==> flow/design.v <==
`timescale 1ns / 1ps
module clk_div(
   input wire sys_clk,
   input wire sys_clk_rst,
   output wire gen_clk, 
   output wire ps_clk, 
   output wire fsk_clk, 
   output wire gen_en,
   output wire ps_en,
   output wire fsk_en
);
   parameter fsk_div=5;
   parameter ps_div=fsk_div*16;
   parameter gen_div=ps_div*16;
   reg [$clog2(fsk_div)-1:0] fsk_cnt;
   reg [$clog2(ps_div)-1:0] ps_cnt;
   reg [$clog2(gen_div)-1:0] gen_cnt;
   reg gen_clk_reg;
   reg ps_clk_reg;
   reg fsk_clk_reg;
   assign gen_clk=gen_clk_reg;
   assign ps_clk=ps_clk_reg;
   assign fsk_clk=fsk_clk_reg;
   assign gen_en=~(gen_cnt<gen_div-1) & ~gen_clk_reg;
   assign ps_en=~(ps_cnt<ps_div-1) & ~ps_clk_reg;
   assign fsk_en=~(fsk_cnt<fsk_div-1) & ~fsk_clk_reg;
   always@(posedge sys_clk or posedge sys_clk_rst) begin
     if(sys_clk_rst) begin
       gen_cnt<=32'd0;
       ps_cnt<=32'd0;
       fsk_cnt<=32'd0;
       gen_clk_reg<=1'b0;
       ps_clk_reg<=1'b0;
       fsk_clk_reg<=1'b0;
     end
     else begin
       if(gen_cnt<gen_div-1) begin
         gen_cnt<=gen_cnt+32'd1;
         gen_clk_reg<=gen_clk_reg;
       end
       else begin
         gen_cnt<=32'd0;
         gen_clk_reg<=~gen_clk_reg;
       end
       if(ps_cnt<ps_div-1) begin
         ps_cnt<=ps_cnt+32'd1;
         ps_clk_reg<=ps_clk_reg;
       end
       else begin
         ps_cnt<=32'd0;
         ps_clk_reg<=~ps_clk_reg;
       end
       if(fsk_cnt<fsk_div-1) begin
         fsk_cnt<=fsk_cnt+32'd1;
         fsk_clk_reg<=fsk_clk_reg;
       end
       else begin
         fsk_cnt<=32'd0;
         fsk_clk_reg<=~fsk_clk_reg;
       end
     end
   end
endmodule
`timescale 1ns / 1ps
module sig_gen(
  input wire clk,
  input wire rst,
  input wire en,
  output wire [7:0] data_out
);
  reg [7:0] data_out_reg;
  assign data_out=data_out_reg;
  always@(posedge clk or posedge rst) begin
   if(rst) begin
    data_out_reg<=8'd0;
   end
   else if(en) begin
    data_out_reg<=data_out_reg+8'd1;
   end
  end
endmodule
`timescale 1ns / 1ps
module hamming_encode(
    input wire [7:0] bitstream,
    input wire clk,
    input wire rst,
    input wire en,
    output wire [15:0] hammingcode
);    
    reg [2:0] check1;
    reg [2:0] check2;
    reg [15:0] hammingcode_reg;
    assign hammingcode=hammingcode_reg;
always @(*) begin
    check1[2] <= bitstream[7] ^ bitstream[6] ^ bitstream[5];
    check1[1] <= bitstream[7] ^ bitstream[6] ^ bitstream[4];
    check1[0] <= bitstream[7] ^ bitstream[5] ^ bitstream[4];
    check2[2] <= bitstream[3] ^ bitstream[2] ^ bitstream[1];
    check2[1] <= bitstream[3] ^ bitstream[2] ^ bitstream[0];
    check2[0] <= bitstream[3] ^ bitstream[1] ^ bitstream[0];
end
always @(posedge clk or posedge rst) begin
    if (rst) begin
        hammingcode_reg <= 16'd0;
    end
    else if (en) hammingcode_reg <= {2'b11,bitstream[7:4], check1[2:0], bitstream[3:0], check2[2:0]};
end
endmodule
`timescale 1ns / 1ps
module P2S(
   input wire clk, 
   input wire rst,
   input wire en,
   input wire [15:0] din,
   output reg dout,
   output reg sig_valid
    );
    reg [3:0] cnt;
    always@(posedge clk or posedge rst) begin
      if(rst) begin
        cnt <= 4'd0;
        dout <= 1'b0;
        sig_valid <= 1'b0;
      end
      else if(en) begin
      if(din[15:14]==2'b11) begin
        dout <= din[15-cnt];
        sig_valid<=1'b1;
        if(cnt<=14) cnt <= cnt + 4'd1;
        else cnt <= 4'd0;
       end 
       else sig_valid<=1'b0;
      end
    end
endmodule
`timescale 1ns / 1ps
module fsk_modulate (
    input wire clk,
    input wire rst,
    input wire en,
    input wire bit_in,
    input wire sig_valid,
    output wire wave_out
);
    reg [3:0] cnt;
    reg wave_h, wave_l;
    always @(posedge clk or posedge rst) begin
		if (rst) begin
			cnt <= 4'b0000;
			wave_h <= 0;
			wave_l <= 0;
		end
		else if (en) begin
		 if(sig_valid) begin
			if(cnt == 4'b0111) begin
				wave_h <= ~wave_h;
				wave_l <= ~wave_l;
				cnt <= 4'b0000;
			end
			else if(~(cnt%4)) begin
				wave_h <= ~wave_h;
			end
			cnt <= cnt + 1;
		 end
		 else cnt<=4'b0;
		end
    end
    assign wave_out = bit_in?wave_h:wave_l;
endmodule
`timescale 1ns / 1ps
module fsk_demodulate(
   input wire clk,
   input wire rst,
   input wire en,
   input wire in,
   output reg out
 );
    reg [4:0] zeronum;
    reg [4:0] clknum;
    reg last,outreg;
    always@(posedge clk or posedge rst)
    begin
		if (rst) begin
			last<=0;
			zeronum<=0;
			clknum<=5'b0;
			outreg<=0;
			out<=0;
		end
		else if (en) begin
			clknum<=clknum+1;
			if(in!=last)
			begin
				zeronum<=zeronum+1;
			end
			if(clknum == 3) 
			begin
				if(zeronum > 1)
				begin
					outreg<=1;
				end
				else
				begin
					outreg<=0;
				end
			end 
			if(clknum == 15)
			begin
				clknum<=0;
				zeronum<=0;
				out<=outreg;
			end
			last<=in;
		end
    end
endmodule
`timescale 1ns / 1ps
module S2P(
  input wire clk, 
  input wire rst,
  input wire en,
  input wire din,
  output reg [13:0] hammingcode
    );
    reg [1:0] current;
    reg [1:0] next;
    parameter IDLE = 2'b00;
    parameter START = 2'b01;
    parameter RECEIVE = 2'b11;
    reg [13:0] temp_reg;
    reg current_bit;
    reg [15:0] cnt;
    reg flag; 
    always@(posedge clk or posedge rst) begin
      if(rst) begin
       current <= IDLE;
      end
      else if(en) begin
       current <= next;
      end
    end
    always@(*) begin
     case(current)
      IDLE:
        if(current_bit) next<=START;
        else next<=IDLE;
      START:
        if(current_bit) next<=RECEIVE;
        else next<=IDLE; 
      RECEIVE:begin
        if(cnt<13) begin
         next <= RECEIVE; 
        end
        else begin
         next <= IDLE;
        end
      end
      default:next <= IDLE;
     endcase
    end
    always@(posedge clk or posedge rst) begin
     if(rst) begin
      current_bit <= 1'b0;
      temp_reg <= 14'b0;
      cnt <= 16'd0;
      flag <= 1'b0;
      hammingcode <= 14'b0;
     end
     else if(en) begin
      current_bit<=din;
      case(current)
        IDLE:begin
         flag<=1'b0;
         temp_reg<=14'b0;
        end
        START:begin
         flag<=1'b0;
         temp_reg<=14'b0;
        end
        RECEIVE:begin
         temp_reg[13-cnt]<=current_bit;
         cnt<=cnt+16'd1;
         flag<=1'b0;
         if(cnt==13) begin
          flag<=1'b1;
          cnt<=16'd0;
         end
        end
        default:begin
         flag<=1'b0;
         temp_reg<=14'b0;
        end
      endcase
      if(flag) begin
       hammingcode <= temp_reg;
      end
     end
    end
endmodule
`timescale 1ns / 1ps
module hamming_decode(
    input [13:0] code,
    input clk,
    input rst,
    input en,
    output reg [7:0] bitstream
    );
    reg [2:0] check1;
    reg [2:0] check2;
always @(*) begin
    check1[2] <= code[13] ^ code[12] ^ code[11] ^ code[9];
    check1[1] <= code[13] ^ code[12] ^ code[10] ^ code[8];
    check1[0] <= code[13] ^ code[11] ^ code[10] ^ code[7];
    check2[2] <= code[6] ^ code[5] ^ code[4] ^ code[2];
    check2[1] <= code[6] ^ code[5] ^ code[3] ^ code[1];
    check2[0] <= code[6] ^ code[4] ^ code[3] ^ code[0];
end
always @(posedge clk or posedge rst) begin
     if (rst) begin
       bitstream <= 4'd0;
     end
     else if (en) begin
        case(check1)
            3'b111: bitstream[7:4] <= {~code[13], code[12:10]};
            3'b110: bitstream[7:4] <= {code[13], ~code[12], code[11:10]};
            3'b101: bitstream[7:4] <= {code[13:12], ~code[11], code[10]};
            3'b011: bitstream[7:4] <= {code[13:11], ~code[10]};
            default: bitstream[7:4] <= code[13:10];
        endcase
        case(check2)
            3'b111: bitstream[3:0] <= {~code[6], code[5:3]};
            3'b110: bitstream[3:0] <= {code[6], ~code[5], code[4:3]};
            3'b101: bitstream[3:0] <= {code[6:5], ~code[4], code[3]};
            3'b011: bitstream[3:0] <= {code[6:4], ~code[3]};
            default: bitstream[3:0] <= code[6:3];
        endcase
     end
end
endmodule
`timescale 1ns / 1ps
module Tx_top(
  input wire sys_clk,
  input wire sys_clk_rst,
  input wire rst,
  output wire [7:0] data_out, 
  output wire [15:0] hammingcode,
  output wire fsk_out 
);
  wire gen_clk;
  wire ps_clk;
  wire fsk_clk;
  wire gen_en;
  wire ps_en;
  wire fsk_en;
  clk_div my_clk_div(
   .sys_clk(sys_clk),
   .sys_clk_rst(sys_clk_rst),
   .gen_clk(gen_clk),
   .ps_clk(ps_clk),
   .fsk_clk(fsk_clk),
   .gen_en(gen_en),
   .ps_en(ps_en),
   .fsk_en(fsk_en)
  );
  sig_gen my_sig_gen(
    .clk(sys_clk),
    .en(gen_en),
    .rst(rst),
    .data_out(data_out)
  );
  hamming_encode my_hamming_encode(
    .bitstream(data_out),
    .clk(sys_clk),
    .en(gen_en),
    .rst(rst),
    .hammingcode(hammingcode)
  );
  wire dout;
  wire sig_valid;
  P2S my_P2S(
    .clk(sys_clk),
    .en(ps_en),
    .rst(rst),
    .din(hammingcode),
    .dout(dout),
    .sig_valid(sig_valid)
  );
  fsk_modulate my_fsk_modulate(
    .clk(sys_clk),
    .en(fsk_en),
    .rst(rst),
    .bit_in(dout),
    .sig_valid(sig_valid),
    .wave_out(fsk_out)
  );
endmodule
`timescale 1ns / 1ps
module Rx_top(
  input wire sys_clk,
  input wire sys_clk_rst,
  input wire rst,
  input wire bit_in, 
  output wire [13:0] hammingcode,
  output wire [7:0] sig_out
);
  wire gen_clk;
  wire ps_clk;
  wire fsk_clk;
  wire gen_en;
  wire ps_en;
  wire fsk_en;
  clk_div my_clk_div(
   .sys_clk(sys_clk),
   .sys_clk_rst(sys_clk_rst),
   .gen_clk(gen_clk),
   .ps_clk(ps_clk),
   .fsk_clk(fsk_clk),
   .gen_en(gen_en),
   .ps_en(ps_en),
   .fsk_en(fsk_en)
  );
  wire de_fsk_out;
  fsk_demodulate my_fsk_demodulate(
    .clk(sys_clk),
    .en(fsk_en),
    .rst(rst),
    .in(bit_in),
    .out(de_fsk_out)
  );
  S2P my_S2P(
    .clk(sys_clk),
    .en(ps_en),
    .rst(rst),
    .din(de_fsk_out),
    .hammingcode(hammingcode)
  );
  hamming_decode my_hamming_decode(
    .code(hammingcode),
    .clk(sys_clk),
    .en(gen_en),
    .rst(rst),
    .bitstream(sig_out)
  );
endmodule
`timescale 1ns / 1ps
module comm_top(
  input wire sys_clk,
  input wire sys_clk_rst,
  input wire rst,
  input wire bit_in, 
  output wire bit_out, 
  output wire [7:0] data_trans, 
  output wire [7:0] data_recev 
);
  wire [15:0] en_hamming_code; 
  wire [13:0] de_hamming_code; 
Tx_top my_Tx_top(
  .sys_clk(sys_clk),
  .sys_clk_rst(sys_clk_rst),
  .rst(rst),
  .data_out(data_trans), 
  .hammingcode(en_hamming_code),
  .fsk_out(bit_out) 
);
Rx_top my_Rx_top(
  .sys_clk(sys_clk),
  .sys_clk_rst(sys_clk_rst),
  .rst(rst),
  .bit_in(bit_in), 
  .hammingcode(de_hamming_code),
  .sig_out(data_recev) 
);
endmodule
### Tool chain data of comm_top

Module comm_top before and after one edit of its RTL, step after step.
"original" refers to lines of the RTL above, "edited" to lines of the edited file.
"difference": "edited" minus "original" as printed here. "rel. change": 100 x difference / "original".
The mark n/a stands for no value.

| set-up | value |
|---|---|
| design top | comm_top |
| clock port | sys_clk |
| standard-cell library | sky130hd |
| corner | tt_025C_1v80 |

### The edit

The edit as a unified diff against the file above.
A script made this edit. It changes what the design does and was not meant as an optimisation.

```diff
@@ -386,12 +386,5 @@
     .sig_valid(sig_valid)
   );
-  fsk_modulate my_fsk_modulate(
-    .clk(sys_clk),
-    .en(fsk_en),
-    .rst(rst),
-    .bit_in(dout),
-    .sig_valid(sig_valid),
-    .wave_out(fsk_out)
-  );
+  assign fsk_out = fsk_en;
 endmodule
 `timescale 1ns / 1ps
```

### Elaborated design

Counts by Yosys on the flattened word-level netlist (proc, flatten, opt, wreduce; memories kept). Register bits leave out memories and registers merged into their read ports (data or address). Print and check cells are left out. Cells with the same type and inputs are merged into one.

Bit counts:

| element | original | edited | difference | rel. change (%) |
|---|---|---|---|---|
| bits in registers | 152 | 117 | -35 | -23.03 |
| output and inout port bits | 17 | 17 | 0 | 0.00 |
| cells after elaboration | 172 | 126 | -46 | -26.74 |
| input port bits | 4 | 4 | 0 | 0.00 |

Operators by class:

| element | original | edited | difference | rel. change (%) |
|---|---|---|---|---|
| add/subtract/negate cells | 15 | 11 | -4 | -26.67 |
| reduce/logical cells | 12 | 7 | -5 | -41.67 |
| shift operators | 3 | 2 | -1 | -33.33 |
| equal/unequal tests | 16 | 14 | -2 | -12.50 |
| multiplexer cells | 26 | 19 | -7 | -26.92 |
| bitwise logic cells | 58 | 42 | -16 | -27.59 |
| magnitude comparators | 9 | 7 | -2 | -22.22 |

Operators with widths:

| kind | original | edited | difference | rel. change (%) |
|---|---|---|---|---|
| bitwise XOR 1 bit | 26 | 16 | -10 | -38.46 |
| NOT 1 bit | 22 | 18 | -4 | -18.18 |
| 2-to-1 mux 1 bit | 8 | 4 | -4 | -50.00 |
| adder 4 x 1 -> 4 bit (second input constant) | 2 | 0 | -2 | -100.00 |
| 2-to-1 mux 4 bit | 2 | 0 | -2 | -100.00 |
| AND reduction 3 bit | 2 | 0 | -2 | -100.00 |
| bitwise AND 1 bit | 6 | 5 | -1 | -16.67 |
| AND reduction 2 bit | 6 | 5 | -1 | -16.67 |
| adder 7 x 1 -> 7 bit (second input constant) | 2 | 1 | -1 | -50.00 |
| equality test 2 bit (second input constant) | 2 | 1 | -1 | -50.00 |
| less-than comparator 7 bit (second input constant) | 2 | 1 | -1 | -50.00 |
| 2-to-1 mux 7 bit | 2 | 1 | -1 | -50.00 |
| nonzero test 2 bit | 2 | 1 | -1 | -50.00 |
| equality test 4 x 3 -> 1 bit (second input constant) | 1 | 0 | -1 | -100.00 |
| less-or-equal comparator 4 bit (second input constant) | 1 | 0 | -1 | -100.00 |
| NOT 2 -> 32 bit | 1 | 0 | -1 | -100.00 |
| nonzero test 32 bit | 1 | 0 | -1 | -100.00 |
| variable part select 16 x 5 -> 1 bit | 1 | 0 | -1 | -100.00 |
| subtractor 4 x 4 -> 5 bit (first input constant) | 1 | 0 | -1 | -100.00 |

Unchanged operator kinds not shown: 32.

### Depth

Longest topological path by Yosys (ltp), each cell counted once; first at word level (registers and memories cut), then after technology mapping (sequential cells cut; the memories' decode and read muxes count).

Logic depth:

| element | original | edited | difference | rel. change (%) |
|---|---|---|---|---|
| depth after elaboration | 7 | 7 | 0 | 0.00 |
| ABC_AREA | 0 | 0 | n/a | n/a |
| depth in mapped cells | 15 | 16 | +1 | +6.67 |
| mapped depth without buffers | 13 | 14 | +1 | +7.69 |

### After synthesis

The flow's flattened synthesis, as Yosys stat reports it; memories are mapped. The netlist is that of the ABC_AREA named above (0 if unset); the other value can give another one.

Cell types:

| cell | original | edited | difference | rel. change (%) |
|---|---|---|---|---|
| sky130_fd_sc_hd__nand2_1 | 112 | 68 | -44 | -39.29 |
| sky130_fd_sc_hd__dfrtp_1 | 152 | 117 | -35 | -23.03 |
| sky130_fd_sc_hd__o21ai_0 | 28 | 14 | -14 | -50.00 |
| sky130_fd_sc_hd__xnor2_1 | 64 | 52 | -12 | -18.75 |
| sky130_fd_sc_hd__clkbuf_1 | 31 | 21 | -10 | -32.26 |
| sky130_fd_sc_hd__and3_1 | 20 | 10 | -10 | -50.00 |
| sky130_fd_sc_hd__nor2_1 | 79 | 73 | -6 | -7.59 |
| sky130_fd_sc_hd__nand3_1 | 37 | 31 | -6 | -16.22 |
| sky130_fd_sc_hd__nand4_1 | 20 | 14 | -6 | -30.00 |
| sky130_fd_sc_hd__o2111ai_1 | 7 | 1 | -6 | -85.71 |
| sky130_fd_sc_hd__or3_1 | 3 | 9 | +6 | +200.00 |
| sky130_fd_sc_hd__o21ai_1 | 0 | 6 | +6 | n/a |
| sky130_fd_sc_hd__xor2_1 | 45 | 40 | -5 | -11.11 |
| sky130_fd_sc_hd__ha_1 | 19 | 14 | -5 | -26.32 |
| sky130_fd_sc_hd__or4_1 | 0 | 5 | +5 | n/a |
| sky130_fd_sc_hd__inv_1 | 14 | 18 | +4 | +28.57 |
| sky130_fd_sc_hd__a32oi_1 | 4 | 0 | -4 | -100.00 |
| sky130_fd_sc_hd__mux4_2 | 4 | 0 | -4 | -100.00 |

Unchanged cell types not shown: 12.
The list need not be complete.

Synthesis totals:

| element | original | edited | difference | rel. change (%) |
|---|---|---|---|---|
| synthesis area (µm²) | 8021.4 | 6276.0 | -1745.4 | -21.76 |
| cell count | 808 | 653 | -155 | -19.18 |
| area of sequential cells (µm²) | 3829.9 | 2954.1 | -875.8 | -22.87 |
| flip-flops | 153 | 118 | -35 | -22.88 |
| buffers | 42 | 28 | -14 | -33.33 |

The figures by module come from a second, unflattened synthesis with its own total; it is not the netlist above.

Second synthesis, totals:

| element | original | edited | difference | rel. change (%) |
|---|---|---|---|---|
| cells (unflattened synthesis) | 875 | 800 | -75 | -8.57 |
| area total of the unflattened synthesis (µm²) | 9001.1 | 8257.9 | -743.2 | -8.26 |

Each row is one instance without its submodules.

Modules, original:

| module | cells | instances | area (µm²) | seq. area (µm²) |
|---|---|---|---|---|
| S2P | 367 | 1 | 3460.8 | 1227.4 |
| clk_div | 103 | 2 | 1111.1 | 600.6 |
| hamming_decode | 92 | 1 | 794.5 | 200.2 |
| fsk_demodulate | 68 | 1 | 729.4 | 325.3 |
| hamming_encode | 40 | 1 | 705.7 | 375.4 |
| P2S | 48 | 1 | 452.9 | 150.1 |
| sig_gen | 27 | 1 | 345.3 | 200.2 |
| fsk_modulate | 27 | 1 | 290.3 | 150.1 |
| Rx_top | 0 | 1 | 0.0 | 0.0 |
| Tx_top | 0 | 1 | 0.0 | 0.0 |
| comm_top | 0 | 1 | 0.0 | 0.0 |

Modules, edited:

| module | cells | instances | area (µm²) | seq. area (µm²) |
|---|---|---|---|---|
| S2P | 367 | 1 | 3460.8 | 1227.4 |
| clk_div | 103 | 2 | 1111.1 | 600.6 |
| hamming_decode | 92 | 1 | 794.5 | 200.2 |
| fsk_demodulate | 68 | 1 | 729.4 | 325.3 |
| hamming_encode | 40 | 1 | 705.7 | 375.4 |
| sig_gen | 27 | 1 | 345.3 | 200.2 |
| Rx_top | 0 | 1 | 0.0 | 0.0 |
| Tx_top | 0 | 1 | 0.0 | 0.0 |
| comm_top | 0 | 1 | 0.0 | 0.0 |

### Timing after synthesis

Source: OpenSTA report_checks on the synthesized netlist (no wires, ideal clock, input and output delay 20% of the period each), path of least setup slack; recovery checks are left aside. Register names are those of the netlist, which keeps one name where synthesis merged equal registers.

Timing path after synthesis:

| element | original | edited | difference | rel. change (%) |
|---|---|---|---|---|
| path type | register to register | register to register | n/a | n/a |
| start point | register my_Rx_top.my_S2P.cnt[1] | register my_Rx_top.my_S2P.cnt[9] | n/a | n/a |
| end point | register my_Rx_top.my_S2P.temp_reg[9] | register my_Rx_top.my_S2P.temp_reg[4] | n/a | n/a |
| path buffers | 2 | 2 | 0 | 0.00 |
| path delay (ns) | 3.488 | 4.195 | +0.707 | +20.27 |
| period (ns) | 10.0 | 10.0 | 0.0 | 0.00 |
| data required time (ns) | 9.863 | 9.931 | +0.068 | +0.69 |
| arrival (ns) | 3.351 | 4.126 | +0.775 | +23.13 |
| setup time (ns) | 0.137 | 0.069 | -0.068 | n/a |
| stages | 16 | 16 | 0 | 0.00 |
| setup slack (ns) | 6.512 | 5.805 | -0.707 | n/a |
| time at the first pin (ns) | 0.000 | 0.000 | 0.000 | n/a |
| period reached after synthesis (ns) | 3.488 | 4.195 | +0.707 | +20.27 |

"path delay" = arrival - input delay + setup time.
"stages" counts driving pins, that of a launching flip-flop among them; a cell with two outputs on the path counts twice.
"period reached after synthesis" = period - worst setup slack (recovery checks aside). The figure is calculated, with input and output delays left at 20% of the set period.
Between the ends stands the longest chain of elaborated cells between them, by number of cells; it is not shown to be the way that was timed. Of several equally long chains one is given.
Each line given opens the expression or statement behind the cell; cells for indexed reads and writes are added by Yosys, which also makes memories of some case tables.
A register here has more assigning lines than the two given.
Lines with a computed index may be missing from the assigning lines.

| between the ends, after synthesis, original | value |
|---|---|
| path through | sky130_fd_sc_hd__dfrtp_1 sky130_fd_sc_hd__ha_1 sky130_fd_sc_hd__buf_2 sky130_fd_sc_hd__a2111oi_4 sky130_fd_sc_hd__nand3_2 sky130_fd_sc_hd__nor4b_2 sky130_fd_sc_hd__o2111ai_1 sky130_fd_sc_hd__nor3_1 sky130_fd_sc_hd__ha_1 sky130_fd_sc_hd__inv_1 sky130_fd_sc_hd__nor3_1 sky130_fd_sc_hd__a32o_1 sky130_fd_sc_hd__clkbuf_1 sky130_fd_sc_hd__o2111ai_1 sky130_fd_sc_hd__a21oi_1 sky130_fd_sc_hd__o32ai_2 |
| cells in the longest elaborated chain | 7 |
| elaborated cells between the ends (all ways) | 8 |
| source lines of those cells | 2 |
| those cells by class | add/sub: 2; shift: 2; mux: 1; logic: 3 |

Ends and longest elaborated chain, after synthesis, original:

| element | line | text |
|---|---|---|
| from (decl) | 232 | `reg [15:0] cnt;` |
| from (assign) | 265 | `cnt <= 16'd0;` |
| from (assign) | 282 | `cnt<=cnt+16'd1;` |
| subtractor 4 x 16 -> 17 bit | 281 | `temp_reg[13-cnt]<=current_bit;` |
| negator 32 -> 33 bit | 281 |  |
| variable shift 1 x 33 -> 14 bit | 281 |  |
| NOT 14 bit | 281 |  |
| bitwise AND 14 bit | 281 |  |
| OR 14 bit | 281 |  |
| 2-to-1 mux 14 bit | 271 | `case(current)` |
| to (assign) | 264 | `temp_reg <= 14'b0;` |
| to (assign) | 274 | `temp_reg<=14'b0;` |
| to (decl) | 230 | `reg [13:0] temp_reg;` |

| between the ends, after synthesis, edited | value |
|---|---|
| path through | sky130_fd_sc_hd__dfrtp_1 sky130_fd_sc_hd__buf_2 sky130_fd_sc_hd__or4_4 sky130_fd_sc_hd__or4_1 sky130_fd_sc_hd__or2_1 sky130_fd_sc_hd__and2_1 sky130_fd_sc_hd__a21oi_1 sky130_fd_sc_hd__o21ai_0 sky130_fd_sc_hd__and3_1 sky130_fd_sc_hd__ha_1 sky130_fd_sc_hd__or4_1 sky130_fd_sc_hd__or2_1 sky130_fd_sc_hd__or3_1 sky130_fd_sc_hd__buf_2 sky130_fd_sc_hd__or3_1 sky130_fd_sc_hd__nand3_1 |
| cells in the longest elaborated chain | 7 |
| elaborated cells between the ends (all ways) | 8 |
| source lines of those cells | 2 |
| those cells by class | add/sub: 2; shift: 2; mux: 1; logic: 3 |

Ends and longest elaborated chain, after synthesis, edited:

| element | line | text |
|---|---|---|
| from (decl) | 232 | `reg [15:0] cnt;` |
| from (assign) | 265 | `cnt <= 16'd0;` |
| from (assign) | 282 | `cnt<=cnt+16'd1;` |
| subtractor 4 x 16 -> 17 bit | 281 | `temp_reg[13-cnt]<=current_bit;` |
| negator 32 -> 33 bit | 281 |  |
| variable shift 1 x 33 -> 14 bit | 281 |  |
| NOT 14 bit | 281 |  |
| bitwise AND 14 bit | 281 |  |
| OR 14 bit | 281 |  |
| 2-to-1 mux 14 bit | 271 | `case(current)` |
| to (assign) | 264 | `temp_reg <= 14'b0;` |
| to (assign) | 274 | `temp_reg<=14'b0;` |
| to (decl) | 230 | `reg [13:0] temp_reg;` |

### Path in the finished layout

Path of least setup slack in the final report of the runs of pair 1 (OpenROAD, finished layout, wires in). Where an end is a register, its clock arrival counts in the times.

Timing path after layout:

| element | original | edited | difference | rel. change (%) |
|---|---|---|---|---|
| path type | register to register | register to register | n/a | n/a |
| start point | register my_Rx_top.my_S2P.cnt[1] | register my_Rx_top.my_S2P.cnt[8] | n/a | n/a |
| end point | register my_Rx_top.my_S2P.temp_reg[3] | register my_Rx_top.my_S2P.temp_reg[4] | n/a | n/a |
| arrival (ns) | 4.13 | 4.38 | +0.25 | +6.05 |
| period (ns) | 4.2 | 4.2 | 0.0 | 0.00 |
| setup time (ns) | 0.11 | 0.06 | -0.05 | n/a |
| path buffers | 1 | 0 | -1 | -100.00 |
| time at the first pin (ns) | 0.41 | 0.41 | 0.00 | 0.00 |
| data required time (ns) | 4.50 | 4.54 | +0.04 | +0.89 |
| stages | 15 | 14 | -1 | -6.67 |
| setup slack (ns) | 0.37 | 0.15 | -0.22 | n/a |

Between the ends stands the longest chain of elaborated cells between them, by number of cells; it is not shown to be the way that was timed. Of several equally long chains one is given.
A register here has more assigning lines than the two given.
Lines with a computed index may be missing from the assigning lines.

| between the ends, after layout, original | value |
|---|---|
| path through | sky130_fd_sc_hd__dfrtp_1 sky130_fd_sc_hd__ha_1 sky130_fd_sc_hd__a2111oi_4 sky130_fd_sc_hd__nand3_2 sky130_fd_sc_hd__nor4b_2 sky130_fd_sc_hd__o2111ai_1 sky130_fd_sc_hd__nor3_1 sky130_fd_sc_hd__ha_1 sky130_fd_sc_hd__inv_1 sky130_fd_sc_hd__nor3_1 sky130_fd_sc_hd__a32o_1 sky130_fd_sc_hd__buf_4 sky130_fd_sc_hd__nand3_1 sky130_fd_sc_hd__o211ai_1 sky130_fd_sc_hd__nand2_1 |
| cells in the longest elaborated chain | 7 |
| elaborated cells between the ends (all ways) | 8 |
| source lines of those cells | 2 |
| those cells by class | add/sub: 2; shift: 2; mux: 1; logic: 3 |

Ends and longest elaborated chain, after layout, original:

| element | line | text |
|---|---|---|
| from (decl) | 232 | `reg [15:0] cnt;` |
| from (assign) | 265 | `cnt <= 16'd0;` |
| from (assign) | 282 | `cnt<=cnt+16'd1;` |
| subtractor 4 x 16 -> 17 bit | 281 | `temp_reg[13-cnt]<=current_bit;` |
| negator 32 -> 33 bit | 281 |  |
| variable shift 1 x 33 -> 14 bit | 281 |  |
| NOT 14 bit | 281 |  |
| bitwise AND 14 bit | 281 |  |
| OR 14 bit | 281 |  |
| 2-to-1 mux 14 bit | 271 | `case(current)` |
| to (assign) | 264 | `temp_reg <= 14'b0;` |
| to (assign) | 274 | `temp_reg<=14'b0;` |
| to (decl) | 230 | `reg [13:0] temp_reg;` |

| between the ends, after layout, edited | value |
|---|---|
| path through | sky130_fd_sc_hd__dfrtp_1 sky130_fd_sc_hd__or4_4 sky130_fd_sc_hd__or4_4 sky130_fd_sc_hd__or2_1 sky130_fd_sc_hd__and2_4 sky130_fd_sc_hd__a21oi_2 sky130_fd_sc_hd__o21ai_1 sky130_fd_sc_hd__and3_1 sky130_fd_sc_hd__ha_1 sky130_fd_sc_hd__or4_4 sky130_fd_sc_hd__or2_4 sky130_fd_sc_hd__or3_4 sky130_fd_sc_hd__or3_1 sky130_fd_sc_hd__nand3_1 |
| cells in the longest elaborated chain | 7 |
| elaborated cells between the ends (all ways) | 8 |
| source lines of those cells | 2 |
| those cells by class | add/sub: 2; shift: 2; mux: 1; logic: 3 |

Ends and longest elaborated chain, after layout, edited:

| element | line | text |
|---|---|---|
| from (decl) | 232 | `reg [15:0] cnt;` |
| from (assign) | 265 | `cnt <= 16'd0;` |
| from (assign) | 282 | `cnt<=cnt+16'd1;` |
| subtractor 4 x 16 -> 17 bit | 281 | `temp_reg[13-cnt]<=current_bit;` |
| negator 32 -> 33 bit | 281 |  |
| variable shift 1 x 33 -> 14 bit | 281 |  |
| NOT 14 bit | 281 |  |
| bitwise AND 14 bit | 281 |  |
| OR 14 bit | 281 |  |
| 2-to-1 mux 14 bit | 271 | `case(current)` |
| to (assign) | 264 | `temp_reg <= 14'b0;` |
| to (assign) | 274 | `temp_reg<=14'b0;` |
| to (decl) | 230 | `reg [13:0] temp_reg;` |

### Measured runs

Runs of the flow (Yosys, OpenROAD) on both versions; the two runs of a pair have the same settings. The constraints put input and output delay at 20% of the set period each and load the outputs with 0.01 pF.

| flow settings, pair 1 | value |
|---|---|
| CORE_UTILIZATION | 40 |
| period_ns | 4.2 |
| CAP_MARGIN | 20 |
| CORE_MARGIN | 2 |
| SLEW_MARGIN | 20 |

Final reports, pair 1:

| element | original | edited | difference | rel. change (%) |
|---|---|---|---|---|
| worst hold slack after layout (ns) | 0.432 | 0.430 | -0.002 | n/a |
| die size (µm²) | 21202.3 | 16708.1 | -4494.2 | -21.20 |
| total negative slack (ns) | 0.000 | 0.000 | 0.000 | n/a |
| setup slack of the critical path (ns) | 0.371 | 0.154 | -0.217 | n/a |
| total power of the final layout (W) | 0.003053 | 0.002666 | -0.000387 | -12.68 |
| standard-cell area after layout (µm²) | 9054.9 | 7433.4 | -1621.5 | -17.91 |
| achieved period (ns) | 3.829 | 4.046 | +0.217 | +5.67 |
| area of the synthesized netlist (µm²) | 8021.4 | 6276.0 | -1745.4 | -21.76 |

| flow settings, pair 2 | value |
|---|---|
| CELL_PAD_IN_SITES_GLOBAL_PLACEMENT | 1 |
| CORE_MARGIN | 4 |
| CORE_UTILIZATION | 22 |
| CTS_CLUSTER_SIZE | 19 |
| GPL_ROUTABILITY_DRIVEN | 1 |
| PLACE_DENSITY_LB_ADDON | 0.13 |
| SETUP_SLACK_MARGIN | 0.29 |
| SLEW_MARGIN | 0 |
| TNS_END_PERCENT | 100 |
| period_ns | 4.85 |
| CAP_MARGIN | 20 |

Final reports, pair 2:

| element | original | edited | difference | rel. change (%) |
|---|---|---|---|---|
| worst hold slack after layout (ns) | 0.425 | 0.435 | +0.010 | n/a |
| die size (µm²) | 39579.1 | 31293.6 | -8285.5 | -20.93 |
| total negative slack (ns) | 0.000 | 0.000 | 0.000 | n/a |
| setup slack of the critical path (ns) | 0.743 | 0.535 | -0.208 | n/a |
| total power of the final layout (W) | 0.00276 | 0.002363 | -0.000397 | -14.38 |
| standard-cell area after layout (µm²) | 9334.0 | 7571.0 | -1763.0 | -18.89 |
| achieved period (ns) | 4.107 | 4.315 | +0.208 | +5.06 |
| area of the synthesized netlist (µm²) | 8021.4 | 6276.0 | -1745.4 | -21.76 |

"achieved period" = clock period - worst setup slack. The figure is calculated, with input and output delays left at 20% of the set period.
By "total power of the final layout" is meant OpenSTA's value without simulated activity: inputs other than the clock are taken to toggle once in ten clock periods, and the tool carries that through the logic.
